==> flow/design.v <==
module Adder (input [31:0] a,input [31:0] b,
output [31:0] y);
assign y = a + b;
endmodule
module adder_pc(pc,pc_add);
input [31:0] pc;
output [31:0] pc_add;
assign pc_add = pc + 32'd4;
endmodule
module mux2_1(a,b,sel,out);
input [31:0] a,b;
input sel;
output [31:0]out;
assign out = (sel==1'b1) ? a : b;
endmodule
module mux2_1_5(a,b,sel,out);
input [4:0] a,b;
input sel;
output [4:0] out;
assign out= (sel) ? a : b;
endmodule
module mux_forwarding(input [31:0] Reg1,input [31:0] Alu_result,input [31:0] WB_result,input [1:0] signal_forwarding,output [31:0] result);
assign result = ( signal_forwarding== 2'b00 )? Reg1  : (signal_forwarding==2'b01) ? Alu_result : WB_result;
endmodule
module SignExtend(a,zero_ext,b);
input[15:0] a;
input zero_ext;
output reg [31:0] b;
always@(*)
begin
	b = {{16{a[15] & ~zero_ext}},{a}};
end
endmodule
module Shift_Left_Branch(input [31:0] imm,output reg [31:0]  branch_address);
always@(*)
begin
  branch_address = imm << 2;
end
endmodule 
module Shift_Left_Jump(imm, PC, jump);
input[25:0] imm;
input[3:0] PC;
output [31:0] jump;
assign jump = {PC, imm, 2'b00};
endmodule
module PC #(parameter WIDTH=8)(input clk,input  reset,input en,input [WIDTH-1:0] d,output reg [WIDTH-1:0] q); 
always @ (posedge clk)
if (reset==1'b1) 
q <= 0;
else if (en)
q <= d;
endmodule
module ALU(entr1,entr2,alu_ctrl,alu_result,zero);
input [31:0] entr1, entr2;
input [3:0] alu_ctrl;
output zero;
output reg [31:0] alu_result;
assign zero = (entr1 == entr2);
always@(*)
begin
  case(alu_ctrl) 
    4'b0000:
	    alu_result = entr1 + entr2;
    4'b0001: 
	    alu_result = entr1 - entr2;
    4'b0010: 
	    alu_result = entr1 & entr2;
    4'b0011: 
        alu_result = ~(entr1 | entr2);
    4'b0100:
        alu_result = entr1 | entr2;
    4'b0101:
        alu_result = {31'b0, ($signed(entr1) < $signed(entr2))};
    4'b0110:
        alu_result = {entr2[15:0], 16'b0};
    default:
        alu_result = entr1 + entr2;
  endcase
end
endmodule
module ALU_Control(aluOp,func,out);
input wire [3:0] aluOp;
input wire [5:0] func;
output reg [3:0] out;
always @(*)
begin
case (aluOp)
	4'b0000:  
	begin
	case (func)
	6'b100000: out = 4'b0000;  
	6'b100010: out = 4'b0001;  
	6'b100100: out = 4'b0010;  
	6'b100111: out = 4'b0011;  
	6'b100101: out = 4'b0100;  
	6'b101010: out = 4'b0101;  
	default:   out = 4'b0000;
	endcase  
	end
	4'b0100:  
	out = 4'b0000;  
	4'b0010:  
	out = 4'b0101;  
	4'b1100:  
	out = 4'b0010;  
	4'b1110:  
	out = 4'b0100;  
	4'b0001:  
	out = 4'b0110;  
	4'b0101:  
	out = 4'b0001;  
	default:
	out = 4'b0000;
endcase
end
endmodule
module Control(hazard_detected,Instruction,RegDst,Jump,Branch,BranchNe,MemRead,MemtoReg,ALUOp,MemWrite,ALUSrc,RegWrite,ZeroExt);
input hazard_detected;
input [5:0] Instruction;
output reg RegDst,Branch,BranchNe,Jump,MemtoReg,ALUSrc,RegWrite,ZeroExt;
output reg MemRead, MemWrite;
output reg [3:0] ALUOp;
always @(*)
begin
  RegDst = 1'b0;
  Jump = 1'b0;
  Branch = 1'b0;
  BranchNe = 1'b0;
  MemRead = 1'b0;
  MemtoReg = 1'b0;
  ALUOp = 4'b0100;
  MemWrite = 1'b0;
  ALUSrc = 1'b0;
  RegWrite = 1'b0;
  ZeroExt = 1'b0;
  if(hazard_detected)
  begin
  end
  else
  case (Instruction)
  6'b000000:  
  begin
    RegDst = 1'b1;
    ALUOp = 4'b0000;
    RegWrite = 1'b1;
  end
  6'b100011:  
  begin
    MemRead = 1'b1;
    MemtoReg = 1'b1;
    ALUSrc = 1'b1;
    RegWrite = 1'b1;
  end
  6'b101011:  
  begin
    MemWrite = 1'b1;
    ALUSrc = 1'b1;
  end
  6'b001010:  
  begin
    ALUOp = 4'b0010;
    ALUSrc = 1'b1;
    RegWrite = 1'b1;
  end
  6'b001111:  
  begin
    ALUOp = 4'b0001;
    ALUSrc = 1'b1;
    RegWrite = 1'b1;
  end
  6'b001000:  
  begin
    ALUSrc = 1'b1;
    RegWrite = 1'b1;
  end
  6'b001100:  
  begin
    ALUOp = 4'b1100;
    ALUSrc = 1'b1;
    RegWrite = 1'b1;
    ZeroExt = 1'b1;
  end
  6'b001101:  
  begin
    ALUOp = 4'b1110;
    ALUSrc = 1'b1;
    RegWrite = 1'b1;
    ZeroExt = 1'b1;
  end
  6'b000100:  
  begin
    Branch = 1'b1;
    ALUOp = 4'b0101;
  end
  6'b000101:  
  begin
    Branch = 1'b1;
    BranchNe = 1'b1;
    ALUOp = 4'b0101;
  end
  6'b000010:  
  begin
    Jump = 1'b1;
  end
  default: ;
  endcase
end
endmodule
module Register_File(clk, readreg1, readreg2, writereg, writedata, read_data1, read_data2, regwrite);
input clk;
input [4:0] readreg1, readreg2, writereg;  
input [31:0] writedata;  
input regwrite;  
output [31:0] read_data1, read_data2;
reg [31:0]reg_set[1:31];  
assign read_data1 = (readreg1 == 5'd0) ? 32'd0 :
                    (regwrite && writereg == readreg1) ? writedata : reg_set[readreg1];
assign read_data2 = (readreg2 == 5'd0) ? 32'd0 :
                    (regwrite && writereg == readreg2) ? writedata : reg_set[readreg2];
always @ (posedge clk) 
  if (regwrite && writereg != 5'd0) 
  reg_set[writereg] <= writedata;
endmodule
module hazard_detection(input use_src1,input use_src2,input [4:0] src1_ID,input [4:0] src2_ID,input [4:0] dest_d_e,
input mem_read_d_e,output hazard_detected);
wire exe_hazard;
assign exe_hazard = mem_read_d_e && (dest_d_e != 5'd0) &&
                    ((use_src1 && src1_ID == dest_d_e) || (use_src2 && src2_ID == dest_d_e));
assign hazard_detected = exe_hazard;
endmodule
module forwarding_EXE (input [4:0] src1_d_e,input [4:0] src2_d_e,input [4:0] dest_MEM,input [4:0] dest_WB,input WB_EN_MEM, WB_EN_WB,
output reg [1:0] val1_sel, val2_sel);
always @ (*) 
begin
  {val1_sel, val2_sel} = 0;
    if (WB_EN_MEM && dest_MEM != 5'd0 && src1_d_e == dest_MEM) val1_sel = 2'b01;
    else if (WB_EN_WB && dest_WB != 5'd0 && src1_d_e == dest_WB) val1_sel = 2'b10;
    if (WB_EN_MEM && dest_MEM != 5'd0 && src2_d_e == dest_MEM) val2_sel = 2'b01;
    else if (WB_EN_WB && dest_WB != 5'd0 && src2_d_e == dest_WB) val2_sel = 2'b10;
end
endmodule
module F_D (input clk,input rst,input STALL,input FLUSH,input [31:0] PCIn,input [31:0] instructionIn,output reg [31:0] PC,output reg [31:0] instruction);
always @ (posedge clk) begin
  if (rst || FLUSH)
  begin
    PC <= 0;
    instruction <= 0;
  end
  else 
  begin
    if (STALL)
    begin
    end
    else 
    begin
      instruction <= instructionIn;
      PC <= PCIn;
    end
  end
end 
endmodule
module D_EX(input clk,rst,flush,input [4:0] src_1,input [4:0] src_2,input [4:0] dest_in,input [31:0] Reg1_in,
input [31:0] Reg2_in,input [31:0] imm_in,input Branch_in,input BranchNe_in,
input MemtoReg_in,input MemRead_in,input MemWrite_in,input RegWrite_in,input ALUSrc_in,
input [3:0] alu_control_out_in,
input [31:0] branch_pc_in,output reg [4:0] src_1_out,output reg [4:0] src_2_out,output reg [4:0] dest_out,
output reg [31:0] Reg1_out,output reg [31:0] Reg2_out,
output reg [31:0] imm_out,output reg Branch_out,output reg BranchNe_out,
output reg MemtoReg_out,output reg MemRead_out,output reg MemWrite_out,output reg RegWrite_out,output reg ALUSrc_out,
output reg [3:0] alu_control_out_out,
output reg [31:0] branch_pc_out);
always @(posedge clk)
begin
    if (rst || flush) 
        begin
        src_1_out<=0;
        src_2_out<=0;        
        Reg1_out<=0;
        Reg2_out<=0;
        dest_out<=0;
        imm_out<=0;
        Branch_out<=0;
        BranchNe_out<=0;
        MemtoReg_out<=0;
        MemRead_out<=0;
        MemWrite_out<=0;
        RegWrite_out<=0;
        ALUSrc_out<=0;
        alu_control_out_out<=0;
        branch_pc_out<=0;
        end
    else
        begin
        src_1_out<=src_1;
        src_2_out<=src_2;
        Reg1_out<=Reg1_in;
        Reg2_out<=Reg2_in;
        dest_out<=dest_in;
        imm_out<=imm_in;
        Branch_out<=Branch_in;
        BranchNe_out<=BranchNe_in;
        MemtoReg_out<=MemtoReg_in;
        MemRead_out<=MemRead_in;
        MemWrite_out<=MemWrite_in;
        RegWrite_out<=RegWrite_in;
        ALUSrc_out<=ALUSrc_in;
        alu_control_out_out<=alu_control_out_in;
        branch_pc_out<=branch_pc_in;
        end
end
endmodule
module EX_MEM(input clk,input rst,input [4:0] dest,input memwrite,input memtoreg,input regwrite,
input [31:0] alu_result,input [31:0] store_data,
output reg [4:0] dest_out,output reg memwrite_out,output reg memtoreg_out,output reg regwrite_out,
output reg [31:0] alu_result_out,output reg [31:0] store_data_out);
always @(posedge clk)
begin
if (rst) begin
    dest_out<=0;
    memwrite_out<=0;
    memtoreg_out<=0;
    regwrite_out<=0;
    alu_result_out<=0;
    store_data_out<=0;
end
else
begin
    dest_out<=dest;
    memwrite_out<=memwrite;
    memtoreg_out<=memtoreg;
    regwrite_out<=regwrite;
    alu_result_out<=alu_result;
    store_data_out<=store_data;
end
end
endmodule
module MEM_WB(input clk,input rst,input [4:0] dest,input regwrite,input [31:0] result,
output reg [4:0] dest_out,output reg regwrite_out,output reg [31:0] result_out);
always @(posedge clk)
begin
if (rst) begin
    dest_out<=0;
    regwrite_out<=0;
    result_out<=0;
end
else
begin
    dest_out<=dest;
    regwrite_out<=regwrite;
    result_out<=result;
end
end
endmodule
module DATAPATH_CON_PIPELINE(clk,reset,imem_addr,imem_rdata,dmem_addr,dmem_wdata,dmem_we,dmem_rdata);
input clk; 
input reset;
output [31:0] imem_addr;
input  [31:0] imem_rdata;
output [31:0] dmem_addr;
output [31:0] dmem_wdata;
output dmem_we;
input  [31:0] dmem_rdata;
wire [31:0] address_final; 
wire [31:0] Out_PC; 
wire [31:0] next_pc;
wire [31:0] Instruction; 
wire RegDst,Jump,MemtoReg,ALUsrc,RegWrite,Branch,BranchNe,ZeroExt; 
wire MemRead, MemWrite; 
wire [3:0] ALUOP;
wire [4:0] writereg;
wire [31:0] read_data1,read_data2;
wire [31:0] sign_extended;
wire [3:0] alucontrol;
wire [31:0] mux_alu;
wire [31:0] alu_result;
wire zero; 
wire [31:0] Jump_address;
wire [31:0] shift_left_branch;
wire [31:0] branch_pc;
wire [31:0] mux_branch_out;
wire [31:0] DM_mux;
wire [4:0] src_1_d_e,src_2_d_e;
wire [4:0] dest_d_e;
wire [31:0] reg1_d_e;
wire [31:0] reg2_d_e;
wire [31:0] imm_d_e;
wire branch_d_e,branchne_d_e;
wire MemtoReg_d_e,MemRead_d_e,MemWrite_d_e,RegWrite_d_e,ALUsrc_d_e;
wire [3:0] alucontrol_d_e;
wire [31:0] branch_pc_d_e;
wire [4:0] dest_e_m;
wire MemWrite_e_m,MemtoReg_e_m,RegWrite_e_m;
wire [31:0] alu_result_e_m,store_data_e_m;
wire [4:0] dest_m_w;
wire RegWrite_m_w;
wire [31:0] result_m_w;
wire [31:0] PC_F_D,inst_F_D;
wire [1:0] val1,val2;
wire hazard_detected;
wire [31:0] val_1_mux_forw,val_2_mux_forw;
wire branch_taken;
wire use_src1,use_src2;
assign imem_addr = Out_PC;
assign Instruction = imem_rdata;
PC #(32)call_pc(.clk(clk),.reset(reset),.en(~hazard_detected | branch_taken),.d(next_pc),.q(Out_PC));
adder_pc call_adder_pc(.pc(Out_PC),.pc_add(address_final));
mux2_1 call_mux2_1_jump(.a(Jump_address),.b(address_final),.sel(Jump),.out(mux_branch_out));
mux2_1 call_mux2_1_branch(.a(branch_pc_d_e),.b(mux_branch_out),.sel(branch_taken),.out(next_pc));
F_D call_F_D(.clk(clk),.rst(reset),.STALL(hazard_detected),.FLUSH(branch_taken | Jump),.PCIn(address_final),.instructionIn(Instruction),.PC(PC_F_D),.instruction(inst_F_D));
Register_File call_RF(.clk(clk),.readreg1(inst_F_D[25:21]),.readreg2(inst_F_D[20:16]),
.writereg(dest_m_w),.writedata(result_m_w),.read_data1(read_data1),.read_data2(read_data2),.regwrite(RegWrite_m_w));
assign use_src1 = (inst_F_D[31:26] != 6'b000010) && (inst_F_D[31:26] != 6'b001111);
assign use_src2 = (inst_F_D[31:26] == 6'b000000) || (inst_F_D[31:26] == 6'b101011) ||
                  (inst_F_D[31:26] == 6'b000100) || (inst_F_D[31:26] == 6'b000101);
hazard_detection call_hazard(.use_src1(use_src1),.use_src2(use_src2),.src1_ID(inst_F_D[25:21]),.src2_ID(inst_F_D[20:16]),.dest_d_e(dest_d_e),
.mem_read_d_e(MemRead_d_e),.hazard_detected(hazard_detected));
Control call_Control(.hazard_detected(hazard_detected),.Instruction(inst_F_D[31:26]),.RegDst(RegDst),.Jump(Jump),.Branch(Branch),.BranchNe(BranchNe),.MemRead(MemRead),
.MemtoReg(MemtoReg),.ALUOp(ALUOP),.MemWrite(MemWrite),.ALUSrc(ALUsrc),.RegWrite(RegWrite),.ZeroExt(ZeroExt));
mux2_1_5 call_mux2_1_5bits(.a(inst_F_D[15:11]),.b(inst_F_D[20:16]),.sel(RegDst),.out(writereg));
SignExtend call_Signextend(.a(inst_F_D[15:0]),.zero_ext(ZeroExt),.b(sign_extended));
ALU_Control call_alu_control(.aluOp(ALUOP),.func(inst_F_D[5:0]),.out(alucontrol));
Shift_Left_Jump call_shift_jump(.imm(inst_F_D[25:0]),.PC(PC_F_D[31:28]),.jump(Jump_address));
Shift_Left_Branch call_shift_branch(.imm(sign_extended),.branch_address(shift_left_branch));
Adder call_adder(.a(PC_F_D),.b(shift_left_branch),.y(branch_pc));
D_EX ID_IE(.clk(clk),.rst(reset),.flush(branch_taken),.src_1(inst_F_D[25:21]),.src_2(inst_F_D[20:16]),.dest_in(writereg),
.Reg1_in(read_data1),.Reg2_in(read_data2),.imm_in(sign_extended),.Branch_in(Branch),.BranchNe_in(BranchNe),
.MemtoReg_in(MemtoReg),.MemRead_in(MemRead),.MemWrite_in(MemWrite),.RegWrite_in(RegWrite),.ALUSrc_in(ALUsrc),
.alu_control_out_in(alucontrol),.branch_pc_in(branch_pc),
.src_1_out(src_1_d_e),.src_2_out(src_2_d_e),.dest_out(dest_d_e),
.Reg1_out(reg1_d_e),.Reg2_out(reg2_d_e),.imm_out(imm_d_e),.Branch_out(branch_d_e),.BranchNe_out(branchne_d_e),
.MemtoReg_out(MemtoReg_d_e),.MemRead_out(MemRead_d_e),.MemWrite_out(MemWrite_d_e),.RegWrite_out(RegWrite_d_e),.ALUSrc_out(ALUsrc_d_e),
.alu_control_out_out(alucontrol_d_e),.branch_pc_out(branch_pc_d_e));
forwarding_EXE call_forwarding(.src1_d_e(src_1_d_e),.src2_d_e(src_2_d_e),
.dest_MEM(dest_e_m),.dest_WB(dest_m_w),.WB_EN_MEM(RegWrite_e_m),.WB_EN_WB(RegWrite_m_w),.val1_sel(val1),.val2_sel(val2));
mux_forwarding call_3_forwarding_1(.Reg1(reg1_d_e),.Alu_result(alu_result_e_m),.WB_result(result_m_w),.signal_forwarding(val1),.result(val_1_mux_forw));
mux_forwarding call_3_forwarding_2(.Reg1(reg2_d_e),.Alu_result(alu_result_e_m),.WB_result(result_m_w),.signal_forwarding(val2),.result(val_2_mux_forw));
mux2_1 mux_antes_del_alu(.a(imm_d_e),.b(val_2_mux_forw),.sel(ALUsrc_d_e),.out(mux_alu));
ALU call_ALU(.entr1(val_1_mux_forw),.entr2(mux_alu),.alu_ctrl(alucontrol_d_e),.alu_result(alu_result),.zero(zero));
assign branch_taken = branch_d_e & (zero ^ branchne_d_e);
EX_MEM call_ex_mem(.clk(clk),.rst(reset),.dest(dest_d_e),.memwrite(MemWrite_d_e),.memtoreg(MemtoReg_d_e),.regwrite(RegWrite_d_e),
.alu_result(alu_result),.store_data(val_2_mux_forw),
.dest_out(dest_e_m),.memwrite_out(MemWrite_e_m),.memtoreg_out(MemtoReg_e_m),.regwrite_out(RegWrite_e_m),
.alu_result_out(alu_result_e_m),.store_data_out(store_data_e_m));
assign dmem_addr  = alu_result_e_m;
assign dmem_wdata = store_data_e_m;
assign dmem_we    = MemWrite_e_m;
mux2_1 call_mux_data_memory(.a(dmem_rdata),.b(alu_result_e_m),.sel(MemtoReg_e_m),.out(DM_mux));
MEM_WB call_mem_wb(.clk(clk),.rst(reset),.dest(dest_e_m),.regwrite(RegWrite_e_m),.result(DM_mux),
.dest_out(dest_m_w),.regwrite_out(RegWrite_m_w),.result_out(result_m_w));
endmodule
-- Tool chain data of DATAPATH_CON_PIPELINE
Tool output for the design above, in the order of the flow.
Lines are those of the file above, counted from 1.
Operators: Yosys type, input widths -> output width; for muxes data width and select width s.
Library cell names are shortened.
Not given: -
- top: DATAPATH_CON_PIPELINE
- clock input: clk
- standard-cell library: sky130hd
- timing corner: tt_025C_1v80

-- After elaboration
Counts by Yosys on the flattened word-level netlist (proc, flatten, opt, wreduce; memories kept). Print and check cells are left out. Cells with the same type and inputs are merged into one.
Memory sizes are those after Yosys's memory passes, which may raise the word count (mostly to a power of two), join words into wider ones and drop unused or constant bits.
- register bits: 280
- noted memory bits (writable): 992
- word width x clocked read ports: 64
- noted memories kept: 1
- input bits: 66
- noted output and inout bits: 97
- elaborated cells: 143
- add/sub/neg operators at 4
- magnitude comparators at 1
- equal/unequal tests: 37
- noted mux-type cells: 33
- noted bitwise logic cells: 10
- reduce/logical cells: 33
- memories (memory ; words ; width ; rd ports ; wr ports ; line ; source):
    call_RF.reg_set ; 31 ; 32 ; 2 ; 1 ; 215 ; reg [31:0]reg_set[1:31];
- operator list (cell ; number):
    $mux 32 ; 9
    $pmux 32 s6 ; 1
    $add 32x32->32 ; 2
    $pmux 4 s6 ; 2
    $eq 6x6->1 const B ; 7
    $add 32x3->32 const B ; 1
    $sub 32x32->32 ; 1
    $lt 32x32->1 ; 1
    $eq 32x32->1 ; 1
    $and 32x32->32 ; 1
    $or 32x32->32 ; 1
    $not 32->32 ; 1
    $eq 5x5->1 ; 6
    $eq 6x4->1 const B ; 5
    $eq 4x3->1 const B ; 4
    $reduce_bool 5->1 ; 3
    $pmux 3 s5 ; 1
    $reduce_or 7->1 ; 2
    $mux 1 ; 13
    $eq 4x2->1 const B ; 3
    $eq 6x3->1 const B ; 2
    $logic_and 1x1->1 ; 11
    $reduce_or 2->1 ; 5
    $logic_not 5->1 ; 2
    $mux 5 ; 2
    $eq 4x1->1 const B ; 2
    $eq 4x4->1 const B ; 2
    $mux 2 ; 4
Not listed: further kinds 13, cells in them 23.

-- Longest topological paths
Depth = most cells in a row (Yosys ltp): at word level without a register or memory, in the mapped netlist without a sequential cell, where the memories' decode and read muxes count.
- word-level depth at 14
- noted ABC_AREA: 0
- depth in mapped cells: 22
- noted depth with buffers taken out: 18

-- Mapped cells and area
Source: synth_stat.txt of the flow (Yosys; design flattened, memories mapped). It holds for the ABC_AREA given above (unset counts as 0); a run with the other value may have another netlist.
- cells by type (type ; number ; total area (µm²)):
    edfxtp_1 ; 992 ; 2.98E+04
    mux4_2 ; 576 ; 1.3E+04
    dfxtp_1 ; 346 ; 6.93E+03
    mux2i_1 ; 240 ; 2.4E+03
    nor2_1 ; 448 ; 1.68E+03
    ha_1 ; 126 ; 1.58E+03
    a21oi_1 ; 274 ; 1.37E+03
    a211oi_1 ; 140 ; 1.05E+03
    clkbuf_1 ; 257 ; 964.675
    nand2_1 ; 207 ; 776.995
    xnor2_1 ; 83 ; 726.947
    o21ai_0 ; 123 ; 615.59
    inv_1 ; 131 ; 491.722
    xor2_1 ; 44 ; 385.37
    nor2b_1 ; 51 ; 319.056
    and3_1 ; 47 ; 294.032
    a221oi_1 ; 32 ; 280.269
    mux2_2 ; 20 ; 225.216
Other cell types: 55; their cells: 483.
- cell count: 4620
- noted mapped area: 66004.6 µm²
- area of sequential cells: 36715.2 µm²
- flip-flops at 1338
- buffers at 337
The figures by module come from a second, unflattened synthesis with its own total; it is not the netlist above.
- noted cells (unflattened synthesis): 5355
- area (unflattened synthesis) at 71516.1 µm²
Each row is one instance without its submodules.
- modules (module ; instances ; cells ; area (µm²) ; sequential area (µm²)):
    Register_File ; 1 ; 2759 ; 47202.8 ; 29788.6
    ALU ; 1 ; 792 ; 5158.7 ; 0.0
    D_EX ; 1 ; 342 ; 4803.4 ; 3083.0
    F_D ; 1 ; 207 ; 2348.5 ; 1281.2
    mux2_1 ; 4 ; 36 ; 544.3 ; 0.0
    EX_MEM ; 1 ; 152 ; 1981.9 ; 1441.4
    Adder ; 1 ; 248 ; 1739.2 ; 0.0
    mux_forwarding ; 2 ; 107 ; 714.4 ; 0.0
    MEM_WB ; 1 ; 80 ; 1212.4 ; 760.7
    PC (WIDTH=32) ; 1 ; 103 ; 1163.6 ; 640.6
    adder_pc ; 1 ; 83 ; 580.6 ; 0.0
    Control ; 1 ; 42 ; 291.5 ; 0.0
    forwarding_EXE ; 1 ; 34 ; 257.7 ; 0.0
    SignExtend ; 1 ; 32 ; 246.5 ; 0.0
Further modules, not shown: 6.

-- Worst setup path after synthesis
Source: OpenSTA report_checks on the synthesized netlist (no wires, ideal clock, input and output delay 20% of the period each), path of least setup slack; recovery checks are left aside. Register names are those of the netlist, which keeps one name where synthesis merged equal registers.
- path kind: reg-to-reg
- start: register call_mem_wb.dest_out[3]
- end: register ID_IE.MemtoReg_out
- clock period at 7.5 ns
- noted setup time: 0.073 ns
- time at the first pin at 0.000 ns
- data arrival time: 5.200 ns
- data required time: 7.427 ns
- noted path slack: 2.227 ns
- path delay: 5.273 ns
- noted stages: 19
- noted path buffers: 4
- synthesis period reached: 5.273 ns
"path delay" = arrival - input delay + setup time.
"stages" counts driving pins, that of a launching flip-flop among them; a cell with two outputs on the path counts twice.
"synthesis period reached" is the clock period less the worst setup slack; recovery checks do not enter. This is arithmetic on one report: input and output delays are still those of the set period (20% each).
The rows between start and end are the longest chain of elaborated cells between them; the timing report does not say that the signal goes this way. Where chains are equally long, one stands for them.
A line is the first line of the expression or statement that the cell stems from. Yosys adds cells for indexed reads and writes and turns some case tables into memories.
- cells stage by stage: dfxtp_1 buf_1 xnor2_1 nand3_1 nor4_1 clkbuf_1 mux2i_1 o21ai_0 ha_1 clkbuf_1 or4_1 or2_0 or3_1 o31a_1 o21ai_1 buf_4 nand2_2 or4_1 nor3b_2
- noted cells in the longest elaborated chain: 14
- elaborated cells on any way between the ends: 24
- those cells by class: 5 x eq/ne; 9 x mux; 2 x logic; 8 x reduce/logical
- ends and longest elaborated chain, after synthesis (element ; line ; source):
    from (decl) ; 338 ; output reg [4:0] dest_out,output reg regwrite_out,output reg [31:0] result_out);
    from (assign) ; 342 ; dest_out<=0;
    from (assign) ; 348 ; dest_out<=dest;
    $reduce_bool 5->1 ; 239 ; else if (WB_EN_WB && dest_WB != 5'd0 && src2_d_e == dest_WB) val2_sel = 2'b10;
    $logic_and 1x1->1 (2 in a row) ; 239 ;
    $mux 2 ; 239 ;
    $mux 2 ; 238 ; if (WB_EN_MEM && dest_MEM != 5'd0 && src2_d_e == dest_MEM) val2_sel = 2'b01;
    $eq 2x1->1 ; 23 ; assign result = ( signal_forwarding== 2'b00 )? Reg1  : (signal_forwarding==2'b01) ? Alu_result : WB_result;
    $mux 32 (2 in a row) ; 23 ;
    $mux 32 ; 14 ; assign out = (sel==1'b1) ? a : b;
    $eq 32x32->1 ; 58 ; assign zero = (entr1 == entr2);
    $xor 1x1->1 ; 439 ; assign branch_taken = branch_d_e & (zero ^ branchne_d_e);
    $and 1x1->1 ; 439 ;
    $logic_or 1x1->1 ; 274 ; if (rst || flush)
    $reduce_or 2->1 ; - ;
    to (assign) ; 284 ; MemtoReg_out<=0;
    to (assign) ; 302 ; MemtoReg_out<=MemtoReg_in;
    to (decl) ; 269 ; output reg MemtoReg_out,output reg MemRead_out,output reg MemWrite_out,output reg RegWrite_out,output reg ALUS ...

-- Timing after layout
Path of least setup slack in the final report of entry A (OpenROAD, finished layout, wires in). Where an end is a register, its clock arrival counts in the times.
- path kind: reg-to-reg
- start: register call_mem_wb.dest_out[4]
- end: register ID_IE.branch_pc_out[26]
- clock period at 7.5 ns
- noted setup time: 0.09 ns
- time at the first pin at 0.78 ns
- data arrival time: 7.59 ns
- data required time: 8.20 ns
- noted path slack: 0.61 ns
- noted stages: 19
- noted path buffers: 3
The rows between start and end are the longest chain of elaborated cells between them; the timing report does not say that the signal goes this way. Where chains are equally long, one stands for them.
- cells stage by stage: dfxtp_1 xnor2_1 nand4_1 a311oi_4 buf_4 mux2i_1 nand2_1 o21ai_0 o21ai_0 ha_1 or3_1 or2_0 or3_1 o31a_1 o21ai_4 buf_4 nand2_2 buf_4 nor4_1
- noted cells in the longest elaborated chain: 13
- elaborated cells on any way between the ends: 23
- those cells by class: 5 x eq/ne; 9 x mux; 2 x logic; 7 x reduce/logical
- ends and longest elaborated chain, after layout (element ; line ; source):
    from (decl) ; 338 ; output reg [4:0] dest_out,output reg regwrite_out,output reg [31:0] result_out);
    from (assign) ; 342 ; dest_out<=0;
    from (assign) ; 348 ; dest_out<=dest;
    $reduce_bool 5->1 ; 239 ; else if (WB_EN_WB && dest_WB != 5'd0 && src2_d_e == dest_WB) val2_sel = 2'b10;
    $logic_and 1x1->1 (2 in a row) ; 239 ;
    $mux 2 ; 239 ;
    $mux 2 ; 238 ; if (WB_EN_MEM && dest_MEM != 5'd0 && src2_d_e == dest_MEM) val2_sel = 2'b01;
    $eq 2x1->1 ; 23 ; assign result = ( signal_forwarding== 2'b00 )? Reg1  : (signal_forwarding==2'b01) ? Alu_result : WB_result;
    $mux 32 (2 in a row) ; 23 ;
    $mux 32 ; 14 ; assign out = (sel==1'b1) ? a : b;
    $eq 32x32->1 ; 58 ; assign zero = (entr1 == entr2);
    $xor 1x1->1 ; 439 ; assign branch_taken = branch_d_e & (zero ^ branchne_d_e);
    $and 1x1->1 ; 439 ;
    $logic_or 1x1->1 ; 274 ; if (rst || flush)
    to (assign) ; 290 ; branch_pc_out<=0;
    to (assign) ; 308 ; branch_pc_out<=branch_pc_in;
    to (decl) ; 271 ; output reg [31:0] branch_pc_out);

Below are 2 stored runs of the flow (Yosys, OpenROAD; platform sky130hd) on DATAPATH_CON_PIPELINE, each with its settings and what was measured, unordered. Constraints: input delay and output delay 20% of the set period each, output load 0.01 pF.
By "period achieved" is meant the clock period of the run minus its worst setup slack. This is arithmetic on one report: input and output delays are still those of the set period (20% each).
"critical path time" is the time allowed to the run's worst setup path (the clock period less input and output delay, where it has them) less its slack. Clock arrival times count: a late capture clock shortens it, a late launch clock lengthens it.
"total power after layout": no workload was simulated; the value follows from the tool's default switching activity.

Entry A

==> flow/run.sh <==
#!/bin/bash
# the make line also repeats the synthesis and layout settings of config.mk as NAME=value (left out here)
make -C /OpenROAD-flow-scripts/flow DESIGN_CONFIG=/design/flow/config.mk WORK_HOME=/design/flow/orfs CLKGATE_MAP_FILE= finish
==> flow/config.mk <==
export PLATFORM = sky130hd
export DESIGN_NAME = DATAPATH_CON_PIPELINE
export DESIGN_NICKNAME = DATAPATH_CON_PIPELINE
export VERILOG_FILES = /design/flow/design.v
export SDC_FILE = /design/flow/constraint.sdc
export NUM_CORES = 4
export LEC_CHECK = 0
export CAP_MARGIN = 20
export CELL_PAD_IN_SITES_DETAIL_PLACEMENT = 1
export CORE_MARGIN = 2
export CORE_UTILIZATION = 40
export CTS_CLUSTER_DIAMETER = 307
export CTS_CLUSTER_SIZE = 11
export MAX_ROUTING_LAYER = met4
export SLEW_MARGIN = 20
==> flow/constraint.sdc <==
create_clock -name core_clock -period 7.5 [get_ports {clk}]
set_input_delay 1.5000 -clock core_clock [delete_from_list [all_inputs] [get_ports {clk}]]
set_output_delay 1.5000 -clock core_clock [all_outputs]
set_load 0.01 [all_outputs]

Measured in entry A:
- standard-cell area after layout at 74371.3 µm²
- noted the overall die area: 168276.0 µm²
- noted the setup slack of the critical path: 0.615 ns
- noted the total power after layout: 17094 uW
- period achieved at 6.885 ns
- critical path time at 6.89 ns
- worst path kind: reg-to-reg
- worst-case hold slack at 0.463 ns
- total negative setup slack: 0.000 ns
- mapped cell area after synthesis at 66004.6 µm²
- noted the utilization of the finished layout: 45.2 %

Entry B

==> flow/run.sh <==
#!/bin/bash
# the make line also repeats the synthesis and layout settings of config.mk as NAME=value (left out here)
make -C /OpenROAD-flow-scripts/flow DESIGN_CONFIG=/design/flow/config.mk WORK_HOME=/design/flow/orfs CLKGATE_MAP_FILE= finish
==> flow/config.mk <==
export PLATFORM = sky130hd
export DESIGN_NAME = DATAPATH_CON_PIPELINE
export DESIGN_NICKNAME = DATAPATH_CON_PIPELINE
export VERILOG_FILES = /design/flow/design.v
export SDC_FILE = /design/flow/constraint.sdc
export NUM_CORES = 4
export LEC_CHECK = 0
export CAP_MARGIN = 20
export CORE_MARGIN = 2
export CORE_UTILIZATION = 46
export SLEW_MARGIN = 20
==> flow/constraint.sdc <==
create_clock -name core_clock -period 6.9 [get_ports {clk}]
set_input_delay 1.3800 -clock core_clock [delete_from_list [all_inputs] [get_ports {clk}]]
set_output_delay 1.3800 -clock core_clock [all_outputs]
set_load 0.01 [all_outputs]

Measured in entry B:
- standard-cell area after layout at 74969.4 µm²
- noted the overall die area: 146536.0 µm²
- noted the setup slack of the critical path: 0.515 ns
- noted the total power after layout: 19603 uW
- period achieved at 6.385 ns
- critical path time at 6.39 ns
- worst path kind: reg-to-reg
- worst-case hold slack at 0.442 ns
- total negative setup slack: 0.000 ns
- mapped cell area after synthesis at 66004.6 µm²
- noted the utilization of the finished layout: 52.4 %
